==> flow/design.v <==
module  fir(
	input clk,
	input rst_n,			
	input enable,
	input [2:0] tap,		 
	input [15:0] data_in,		
	output [17:0] data_out,		
	output complete
);
localparam
a0 = 16'd1,	 
a1 = 16'd2,
a2 = 16'd2,
a3 = 16'd3,
a4 = 16'd3,
a5 = 16'd3;
reg [15:0] data_reg_0;	 
reg [15:0] data_reg_1;
reg [15:0] data_reg_2;
reg [15:0] data_reg_3;
reg [15:0] data_reg_4;
reg [15:0] data_reg_5;
reg [15:0] multiplication_0;	 
reg [15:0] multiplication_1;
reg [15:0] multiplication_2;
reg [15:0] multiplication_3;
reg [15:0] multiplication_4;
reg [15:0] multiplication_5;
reg [16:0] sum_1;	 
reg [16:0] sum_2;
reg [16:0] sum_3;
reg [17:0] result;  
reg mul_stage, add_stage1, add_stage2, output_stage;	 
always @ (posedge clk or negedge rst_n)
    begin
        if(!rst_n)
        	begin
        		mul_stage <= 1'b0;
        		add_stage1 <= 1'b0;
        		add_stage2 <= 1'b0;
				output_stage <= 1'b0;
        	end
        else
        	begin
        			mul_stage <= enable;
        			add_stage1 <= mul_stage;
        			add_stage2 <= add_stage1;
        			output_stage <= add_stage2;
        	end
    end
always @ (posedge clk or negedge rst_n)
    begin
        if(!rst_n)
        	begin
        		data_reg_0 <= 0;
        		data_reg_1 <= 0;
        		data_reg_2 <= 0;
        		data_reg_3 <= 0;
			data_reg_4 <= 0;
        		data_reg_5 <= 0;
        	end
        else
        	begin
				case (tap)
					3'd2:
					begin
						if (enable) 
							begin
								data_reg_0 <= data_in;
								data_reg_1 <= data_reg_0;
							end
						else 
							begin
								data_reg_0 <= data_reg_0;
								data_reg_1 <= data_reg_1;
							end
					end
					3'd3:
					begin
						if (enable) 
							begin
								data_reg_0 <= data_in;
								data_reg_1 <= data_reg_0;
								data_reg_2 <= data_reg_1;
							end
						else 
							begin
								data_reg_0 <= data_reg_0;
								data_reg_1 <= data_reg_1;
								data_reg_2 <= data_reg_2;
							end
					end
					3'd4:
					begin
						if (enable) 
							begin
								data_reg_0 <= data_in;
								data_reg_1 <= data_reg_0;
								data_reg_2 <= data_reg_1;
								data_reg_3 <= data_reg_2;
							end
						else 
							begin
								data_reg_0 <= data_reg_0;
								data_reg_1 <= data_reg_1;
								data_reg_2 <= data_reg_2;
								data_reg_3 <= data_reg_3;
							end
					end
					3'd5:
					begin
						if (enable) 
							begin
								data_reg_0 <= data_in;
								data_reg_1 <= data_reg_0;
								data_reg_2 <= data_reg_1;
								data_reg_3 <= data_reg_2;
								data_reg_4 <= data_reg_3;
							end
						else 
							begin
								data_reg_0 <= data_reg_0;
								data_reg_1 <= data_reg_1;
								data_reg_2 <= data_reg_2;
								data_reg_3 <= data_reg_3;
								data_reg_4 <= data_reg_4;
							end
					end
					3'd6:
					begin
						if (enable) 
							begin
								data_reg_0 <= data_in;
								data_reg_1 <= data_reg_0;
								data_reg_2 <= data_reg_1;
								data_reg_3 <= data_reg_2;
								data_reg_4 <= data_reg_3;
								data_reg_5 <= data_reg_4;
							end
						else 
							begin
								data_reg_0 <= data_reg_0;
								data_reg_1 <= data_reg_1;
								data_reg_2 <= data_reg_2;
								data_reg_3 <= data_reg_3;
								data_reg_4 <= data_reg_4;
								data_reg_5 <= data_reg_5;
							end
					end
				endcase
        	end
    end
always @ (posedge clk or negedge rst_n)
    begin
        if(!rst_n)
        	begin
        		multiplication_0 <= 0;
        		multiplication_1 <= 0;
        		multiplication_2 <= 0;
        		multiplication_3 <= 0;
			multiplication_4 <= 0;
        		multiplication_5 <= 0;
        	end
        else
        	begin
				case (tap)
					3'd2:
					begin
						if(mul_stage)
							begin
								multiplication_0 <= a0 * data_reg_0;
								multiplication_1 <= a1 * data_reg_1;
							end
						else 
							begin
								multiplication_0 <= multiplication_0;
								multiplication_1 <= multiplication_1;
							end
					end
					3'd3:
					begin
						if(mul_stage)
							begin
								multiplication_0 <= a0 * data_reg_0;
								multiplication_1 <= a1 * data_reg_1;
								multiplication_2 <= a2 * data_reg_2;
							end
						else 
							begin
								multiplication_0 <= multiplication_0;
								multiplication_1 <= multiplication_1;
								multiplication_2 <= multiplication_2;
							end
					end
					3'd4:
					begin
						if(mul_stage)
							begin
								multiplication_0 <= a0 * data_reg_0;
								multiplication_1 <= a1 * data_reg_1;
								multiplication_2 <= a2 * data_reg_2;
								multiplication_3 <= a3 * data_reg_3;
							end
						else 
							begin
								multiplication_0 <= multiplication_0;
								multiplication_1 <= multiplication_1;
								multiplication_2 <= multiplication_2;
								multiplication_3 <= multiplication_3;
							end
					end
					3'd5:
					begin
						if(mul_stage)
							begin
								multiplication_0 <= a0 * data_reg_0;
								multiplication_1 <= a1 * data_reg_1;
								multiplication_2 <= a2 * data_reg_2;
								multiplication_3 <= a3 * data_reg_3;
								multiplication_4 <= a4 * data_reg_4;
							end
						else 
							begin
								multiplication_0 <= multiplication_0;
								multiplication_1 <= multiplication_1;
								multiplication_2 <= multiplication_2;
								multiplication_3 <= multiplication_3;
								multiplication_4 <= multiplication_4;
							end
					end
					3'd6:
					begin
						if(mul_stage)
							begin
								multiplication_0 <= a0 * data_reg_0;
								multiplication_1 <= a1 * data_reg_1;
								multiplication_2 <= a2 * data_reg_2;
								multiplication_3 <= a3 * data_reg_3;
								multiplication_4 <= a4 * data_reg_4;
								multiplication_5 <= a5 * data_reg_5;
							end
						else 
							begin
								multiplication_0 <= multiplication_0;
								multiplication_1 <= multiplication_1;
								multiplication_2 <= multiplication_2;
								multiplication_3 <= multiplication_3;
								multiplication_4 <= multiplication_4;
								multiplication_5 <= multiplication_5;
							end
					end
				endcase
        	end
    end
always @ (posedge clk or negedge rst_n)
    begin
        if(!rst_n)
        	begin
        		sum_1 <= 0;
        		sum_2 <= 0;
			sum_3 <= 0;
        	end
        else
        	begin
				case (tap)
					3'd2:
					begin
						if (add_stage1) 
							begin
								sum_1 <= multiplication_0 + multiplication_1;
								sum_2 <= 0;
							end
						else 
							begin
								sum_1 <= sum_1;
								sum_2 <= sum_2;
							end
					end
					3'd3:
					begin
						if (add_stage1) 
							begin
								sum_1 <= multiplication_0 + multiplication_1;
								sum_2 <= multiplication_2; 
							end
						else 
							begin
								sum_1 <= sum_1;
								sum_2 <= sum_2;
							end
					end
					3'd4:
					begin
						if (add_stage1) 
							begin
								sum_1 <= multiplication_0 + multiplication_1;
								sum_2 <= multiplication_2 + multiplication_3; 
							end
						else 
							begin
								sum_1 <= sum_1;
								sum_2 <= sum_2;
							end
					end
					3'd5:
					begin
						if (add_stage1) 
							begin
								sum_1 <= multiplication_0 + multiplication_1;
								sum_2 <= multiplication_2 + multiplication_3; 
								sum_3 <= multiplication_4;
							end
						else 
							begin
								sum_1 <= sum_1;
								sum_2 <= sum_2;
								sum_3 <= sum_3;
							end
					end
					3'd6:
					begin
						if (add_stage1) 
							begin
								sum_1 <= multiplication_0 + multiplication_1;
								sum_2 <= multiplication_2 + multiplication_3; 
								sum_3 <= multiplication_4 + multiplication_5; 
							end
						else 
							begin
								sum_1 <= sum_1;
								sum_2 <= sum_2;
								sum_3 <= sum_3;
							end
					end
				endcase
        	end
    end
always @ (posedge clk or negedge rst_n)
      begin
          if(!rst_n)
          	begin
          		result <= 0;
          	end
          else
          	begin
				case (tap)
					3'd2:
					begin
						if (add_stage2) 
							begin
								result <= sum_2 + sum_1;
							end
						else 
							begin
								result <= result;
							end
					end
					3'd3:
					begin
						if (add_stage2) 
							begin
								result <= sum_2 + sum_1;
							end
						else 
							begin
								result <= result;
							end
					end
					3'd4:
					begin
						if (add_stage2) 
							begin
								result <= sum_2 + sum_1;
							end
						else 
							begin
								result <= result;
							end
					end
					3'd5:
					begin
						if (add_stage2) 
							begin
								result <= sum_2 + sum_1 + sum_3;
							end
						else 
							begin
								result <= result;
							end
					end
					3'd6:
					begin
						if (add_stage2) 
							begin
								result <= sum_2 + sum_1 + sum_3;
							end
						else 
							begin
								result <= result;
							end
					end
				endcase
          	end
      end
assign data_out = result;	 
assign complete = output_stage;
endmodule
Memo
Re: synthesis data of fir

Step by step through the tools: fir
Module fir before and after one edit of its RTL, step after step.
"original" refers to lines of the RTL above, "edited" to lines of the edited file.
"difference" is "edited" less "original", of the values as shown.
Cell names lack the library's common part.
A cell with -- has no value.
- top: fir
- clock input: clk
- library: sky130hd
- library corner: tt_025C_1v80

The edit
Unified diff, file above to edited file.
The edited RTL no longer does the same as the RTL above: the edit was made by script, with no optimisation intended.
begin of diff
@@ -16,5 +16,5 @@
 a5 = 16'd3;
 reg [15:0] data_reg_0;	 
-reg [15:0] data_reg_1;
+reg [11:0] data_reg_1;
 reg [15:0] data_reg_2;
 reg [15:0] data_reg_3;
end of diff

After elaboration
Yosys after proc, flatten, opt, wreduce and memory -nomap, before mapping. Memory bits, and registers merged into a memory's read port (data or address), are not among the register bits. Print and check cells are not counted.
- operators by class (item ; original ; edited ; difference):
    $add $sub $neg ; 5 ; 5 ; 0
    $mul ; 3 ; 3 ; 0
    eq/ne operators ; 21 ; 21 ; 0
    multiplexer cells ; 32 ; 32 ; 0
    reductions and logical operators ; 23 ; 23 ; 0
- operator list (operator ; original ; edited ; difference):
    16-bit two-way mux ; 20 ; 18 ; -2
    12-bit two-way mux ; 0 ; 2 ; +2
Unchanged operator kinds not shown: 24.
- word-level totals (item ; original ; edited ; difference):
    register bits after elaboration ; 265 ; 261 ; -4
    input port bits ; 22 ; 22 ; 0
    output and inout bits ; 19 ; 19 ; 0
    word-level cells ; 104 ; 104 ; 0

Logic depth
Longest topological path by Yosys (ltp), each cell counted once; first at word level (registers and memories cut), then after technology mapping (sequential cells cut; the memories' decode and read muxes count).
- depth (item ; original ; edited ; difference):
    depth in word-level cells ; 4 ; 4 ; 0
    ABC_AREA ; 0 ; 0 ; --
    mapped depth ; 19 ; 17 ; -2
    mapped depth without buffers ; 19 ; 17 ; -2

Synthesis result
Source: synth_stat.txt of the flow (Yosys; design flattened, memories mapped). It holds for the ABC_AREA given above (unset counts as 0); a run with the other value may have another netlist.
- synthesis totals (item ; original ; edited ; difference):
    mapped cells ; 1406 ; 1275 ; -131
    cell area after synthesis (sq um) ; 14951.8 ; 13047.5 ; -1904.3
    sequential area (sq um) ; 6581.3 ; 5680.4 ; -900.9
    flip-flop cells ; 263 ; 227 ; -36
    buffers ; 45 ; 40 ; -5
- cells by type (type ; original ; edited ; difference):
    mux2_2 ; 149 ; 109 ; -40
    dfrtp_1 ; 263 ; 227 ; -36
    o21ai_0 ; 119 ; 98 ; -21
    xor2_1 ; 54 ; 37 ; -17
    ha_1 ; 122 ; 107 ; -15
    a21o_1 ; 31 ; 19 ; -12
    xnor2_1 ; 47 ; 36 ; -11
    o21bai_1 ; 14 ; 6 ; -8
    nor2_1 ; 65 ; 72 ; +7
    a211oi_1 ; 8 ; 14 ; +6
    and3_1 ; 4 ; 10 ; +6
    a21boi_1 ; 0 ; 6 ; +6
    o211ai_1 ; 6 ; 11 ; +5
    o221ai_1 ; 5 ; 0 ; -5
    nand2b_1 ; 15 ; 11 ; -4
    nor2b_1 ; 13 ; 17 ; +4
    mux2_1 ; 0 ; 4 ; +4
    nor4_1 ; 0 ; 4 ; +4
Unchanged cell types not shown: 11.
The list need not be complete.

Path before layout
Source: OpenSTA report_checks on the synthesized netlist (no wires, ideal clock, input and output delay 20% of the period each), path of least setup slack; recovery checks are left aside. Register names are those of the netlist, which keeps one name where synthesis merged equal registers.
- timing after synthesis (item ; original ; edited ; difference):
    path kind ; reg2reg ; reg2reg ; --
    start ; register sum_1[0] ; register sum_1[0] ; --
    end ; register result[15] ; register result[17] ; --
    clock period (ps) ; 4000 ; 4000 ; 0
    setup time (ps) ; 132 ; 133 ; +1
    time at the first pin (ps) ; 0 ; 0 ; 0
    arrival (ps) ; 3447 ; 3413 ; -34
    required time (ps) ; 3868 ; 3867 ; -1
    path slack (ps) ; 421 ; 455 ; +34
    delay of the path (ps) ; 3579 ; 3546 ; -33
    stages on the path ; 18 ; 17 ; -1
    path buffers ; 0 ; 0 ; 0
    period reached after synthesis (ps) ; 3579 ; 3545 ; -34
"delay of the path" = arrival - input delay + setup time.
"stages on the path": output pins that drive a net of the path, with the launching flip-flop's if there is one; two outputs of one cell count as two.
"period reached after synthesis" = period - worst setup slack (recovery checks aside). The figure is calculated, with input and output delays left at 20% of the set period.
Between the ends stands the longest chain of elaborated cells between them, by number of cells; it is not shown to be the way that was timed. Of several equally long chains one is given.
A line is the first line of the expression or statement that the cell stems from. Yosys adds cells for indexed reads and writes and turns some case tables into memories.
A register here has more assigning lines than the two given.
Between the ends, after synthesis, original:
- cell sequence: dfrtp_1 ha_1 inv_1 fa_1 nor2b_2 o31a_2 o21ai_1 a2111oi_0 nor2_1 ha_1 and3_1 a21oi_1 o21ai_1 o41ai_1 o21bai_1 xor2_1 mux2i_1 o21ai_1
- noted length of the longest elaborated chain: 4
- elaborated cells between the ends (all ways) at 5
- classes of those cells: add/sub: 2; mux: 3
- RTL lines, path after synthesis, original (item ; RTL line ; text):
    from (decl) ; 29 ; reg [16:0] sum_1;
    from (assign) ; 270 ; sum_1 <= multiplication_0 + multiplication_1;
    from (assign) ; 275 ; sum_1 <= sum_1;
    17-bit by 17-bit adder with 18-bit output ; 384 ; result <= sum_2 + sum_1 + sum_3;
    18-bit by 17-bit adder with 18-bit output ; 384 ;
    18-bit two-way mux ; 382 ; if (add_stage2)
    18-bit case mux with 2-bit select ; 346 ; case (tap)
    to (assign) ; 351 ; result <= sum_2 + sum_1;
    to (assign) ; 355 ; result <= result;
    to (decl) ; 32 ; reg [17:0] result;
Between the ends, after synthesis, edited:
- cell sequence: dfrtp_1 ha_1 fa_1 a211oi_1 o21ai_1 a31oi_1 o21bai_1 a21o_1 xor2_1 ha_1 nand2_1 nor4bb_1 a21oi_1 and2_1 o221a_2 a311oi_1 a21oi_1
- noted length of the longest elaborated chain: 4
- elaborated cells between the ends (all ways) at 5
- classes of those cells: add/sub: 2; mux: 3
- RTL lines, path after synthesis, edited (item ; RTL line ; text):
    from (decl) ; 29 ; reg [16:0] sum_1;
    from (assign) ; 270 ; sum_1 <= multiplication_0 + multiplication_1;
    from (assign) ; 275 ; sum_1 <= sum_1;
    17-bit by 17-bit adder with 18-bit output ; 384 ; result <= sum_2 + sum_1 + sum_3;
    18-bit by 17-bit adder with 18-bit output ; 384 ;
    18-bit two-way mux ; 382 ; if (add_stage2)
    18-bit case mux with 2-bit select ; 346 ; case (tap)
    to (assign) ; 351 ; result <= sum_2 + sum_1;
    to (assign) ; 355 ; result <= result;
    to (decl) ; 32 ; reg [17:0] result;

Timing after layout
From the final timing report of the runs of set A: the path of least setup slack in the routed layout; clock arrival at registers is part of the times.
The report prints the path's times to 10 ps; the period is as set.
- timing post-layout (item ; original ; edited ; difference):
    path kind ; reg2reg ; reg2reg ; --
    start ; register sum_2[0] ; register sum_1[0] ; --
    end ; register result[14] ; register result[17] ; --
    clock period (ps) ; 3890 ; 3890 ; 0
    setup time (ps) ; 120 ; 150 ; +30
    time at the first pin (ps) ; 540 ; 530 ; -10
    arrival (ps) ; 4180 ; 4040 ; -140
    required time (ps) ; 4330 ; 4280 ; -50
    path slack (ps) ; 150 ; 240 ; +90
    stages on the path ; 19 ; 17 ; -2
    path buffers ; 0 ; 0 ; 0
Between the ends stands the longest chain of elaborated cells between them, by number of cells; it is not shown to be the way that was timed. Of several equally long chains one is given.
A register here has more assigning lines than the two given.
Between the ends, post-layout, original:
- cell sequence: dfrtp_1 ha_4 inv_2 fa_2 nor2b_2 o31a_2 o21ai_4 nor2b_4 xnor2_2 ha_2 or3_4 a311oi_4 o31ai_4 o41ai_4 o21bai_1 xnor2_1 nor2_1 a21oi_1 o21ai_1
- noted length of the longest elaborated chain: 4
- elaborated cells between the ends (all ways) at 5
- classes of those cells: add/sub: 2; mux: 3
- RTL lines, path post-layout, original (item ; RTL line ; text):
    from (decl) ; 30 ; reg [16:0] sum_2;
    from (assign) ; 276 ; sum_2 <= sum_2;
    from (assign) ; 284 ; sum_2 <= multiplication_2;
    17-bit by 17-bit adder with 18-bit output ; 384 ; result <= sum_2 + sum_1 + sum_3;
    18-bit by 17-bit adder with 18-bit output ; 384 ;
    18-bit two-way mux ; 382 ; if (add_stage2)
    18-bit case mux with 2-bit select ; 346 ; case (tap)
    to (assign) ; 351 ; result <= sum_2 + sum_1;
    to (assign) ; 355 ; result <= result;
    to (decl) ; 32 ; reg [17:0] result;
Between the ends, post-layout, edited:
- cell sequence: dfrtp_1 ha_1 fa_2 a211oi_2 o21ai_2 a31oi_2 o21bai_1 a21o_1 xor2_2 ha_4 nand2_1 nor4bb_2 a21oi_1 and2_1 o221a_2 a311oi_1 a21oi_1
- noted length of the longest elaborated chain: 4
- elaborated cells between the ends (all ways) at 5
- classes of those cells: add/sub: 2; mux: 3
- RTL lines, path post-layout, edited (item ; RTL line ; text):
    from (decl) ; 29 ; reg [16:0] sum_1;
    from (assign) ; 270 ; sum_1 <= multiplication_0 + multiplication_1;
    from (assign) ; 275 ; sum_1 <= sum_1;
    17-bit by 17-bit adder with 18-bit output ; 384 ; result <= sum_2 + sum_1 + sum_3;
    18-bit by 17-bit adder with 18-bit output ; 384 ;
    18-bit two-way mux ; 382 ; if (add_stage2)
    18-bit case mux with 2-bit select ; 346 ; case (tap)
    to (assign) ; 351 ; result <= sum_2 + sum_1;
    to (assign) ; 355 ; result <= result;
    to (decl) ; 32 ; reg [17:0] result;

Flow runs
Runs of the flow (Yosys, OpenROAD) on both versions; the two runs of a pair have the same settings. The constraints put input and output delay at 20% of the set period each and load the outputs with 0.01 pF.
Flow settings, set A:
- period_ns: 3.89
- CAP_MARGIN at 20
- CORE_MARGIN: 2
- CORE_UTILIZATION: 40
- SLEW_MARGIN at 20
- measured results, set A (item ; original ; edited ; difference):
    area of the synthesized netlist (sq um) ; 14951.8 ; 13047.5 ; -1904.3
    die footprint (sq um) ; 38943.1 ; 34079.0 ; -4864.1
    standard-cell area after layout (sq um) ; 17107.7 ; 14878.0 ; -2229.7
    post-route utilization ; 0.466 ; 0.461 ; -0.005
    smallest setup slack (ps) ; 152 ; 240 ; +88
    final setup TNS (ps) ; 0 ; 0 ; 0
    total design power (mW) ; 17.178 ; 14.102 ; -3.076
    reached clock period (ps) ; 3738 ; 3650 ; -88
Flow settings, set B:
- CAP_MARGIN at 25
- CELL_PAD_IN_SITES_GLOBAL_PLACEMENT: 3
- CORE_MARGIN: 9
- CORE_UTILIZATION: 41
- noted CTS_CLUSTER_DIAMETER: 110
- noted CTS_CLUSTER_SIZE: 58
- noted GPL_ROUTABILITY_DRIVEN: 0
- GPL_TIMING_DRIVEN: 1
- MAX_ROUTING_LAYER: met5
- MIN_ROUTING_LAYER: met2
- PLACE_DENSITY_LB_ADDON: 0.29
- noted TNS_END_PERCENT: 50
- period_ns: 2.19
- SLEW_MARGIN at 20
- measured results, set B (item ; original ; edited ; difference):
    area of the synthesized netlist (sq um) ; 14951.8 ; 13047.5 ; -1904.3
    die footprint (sq um) ; 43666.4 ; 38569.0 ; -5097.4
    standard-cell area after layout (sq um) ; 19673.9 ; 17251.5 ; -2422.4
    post-route utilization ; 0.55 ; 0.557 ; +0.007
    smallest setup slack (ps) ; -1365 ; -1365 ; 0
    final setup TNS (ps) ; -22092 ; -18971 ; +3121
    reached clock period (ps) ; 3555 ; 3555 ; 0
"reached clock period" is the run's clock period less its worst setup slack. It is reckoned from that one timing run; input and output delays stay at 20% of the period that was set.
By "total design power" is meant OpenSTA's value without simulated activity: inputs other than the clock are taken to toggle once in ten clock periods, and the tool carries that through the logic.
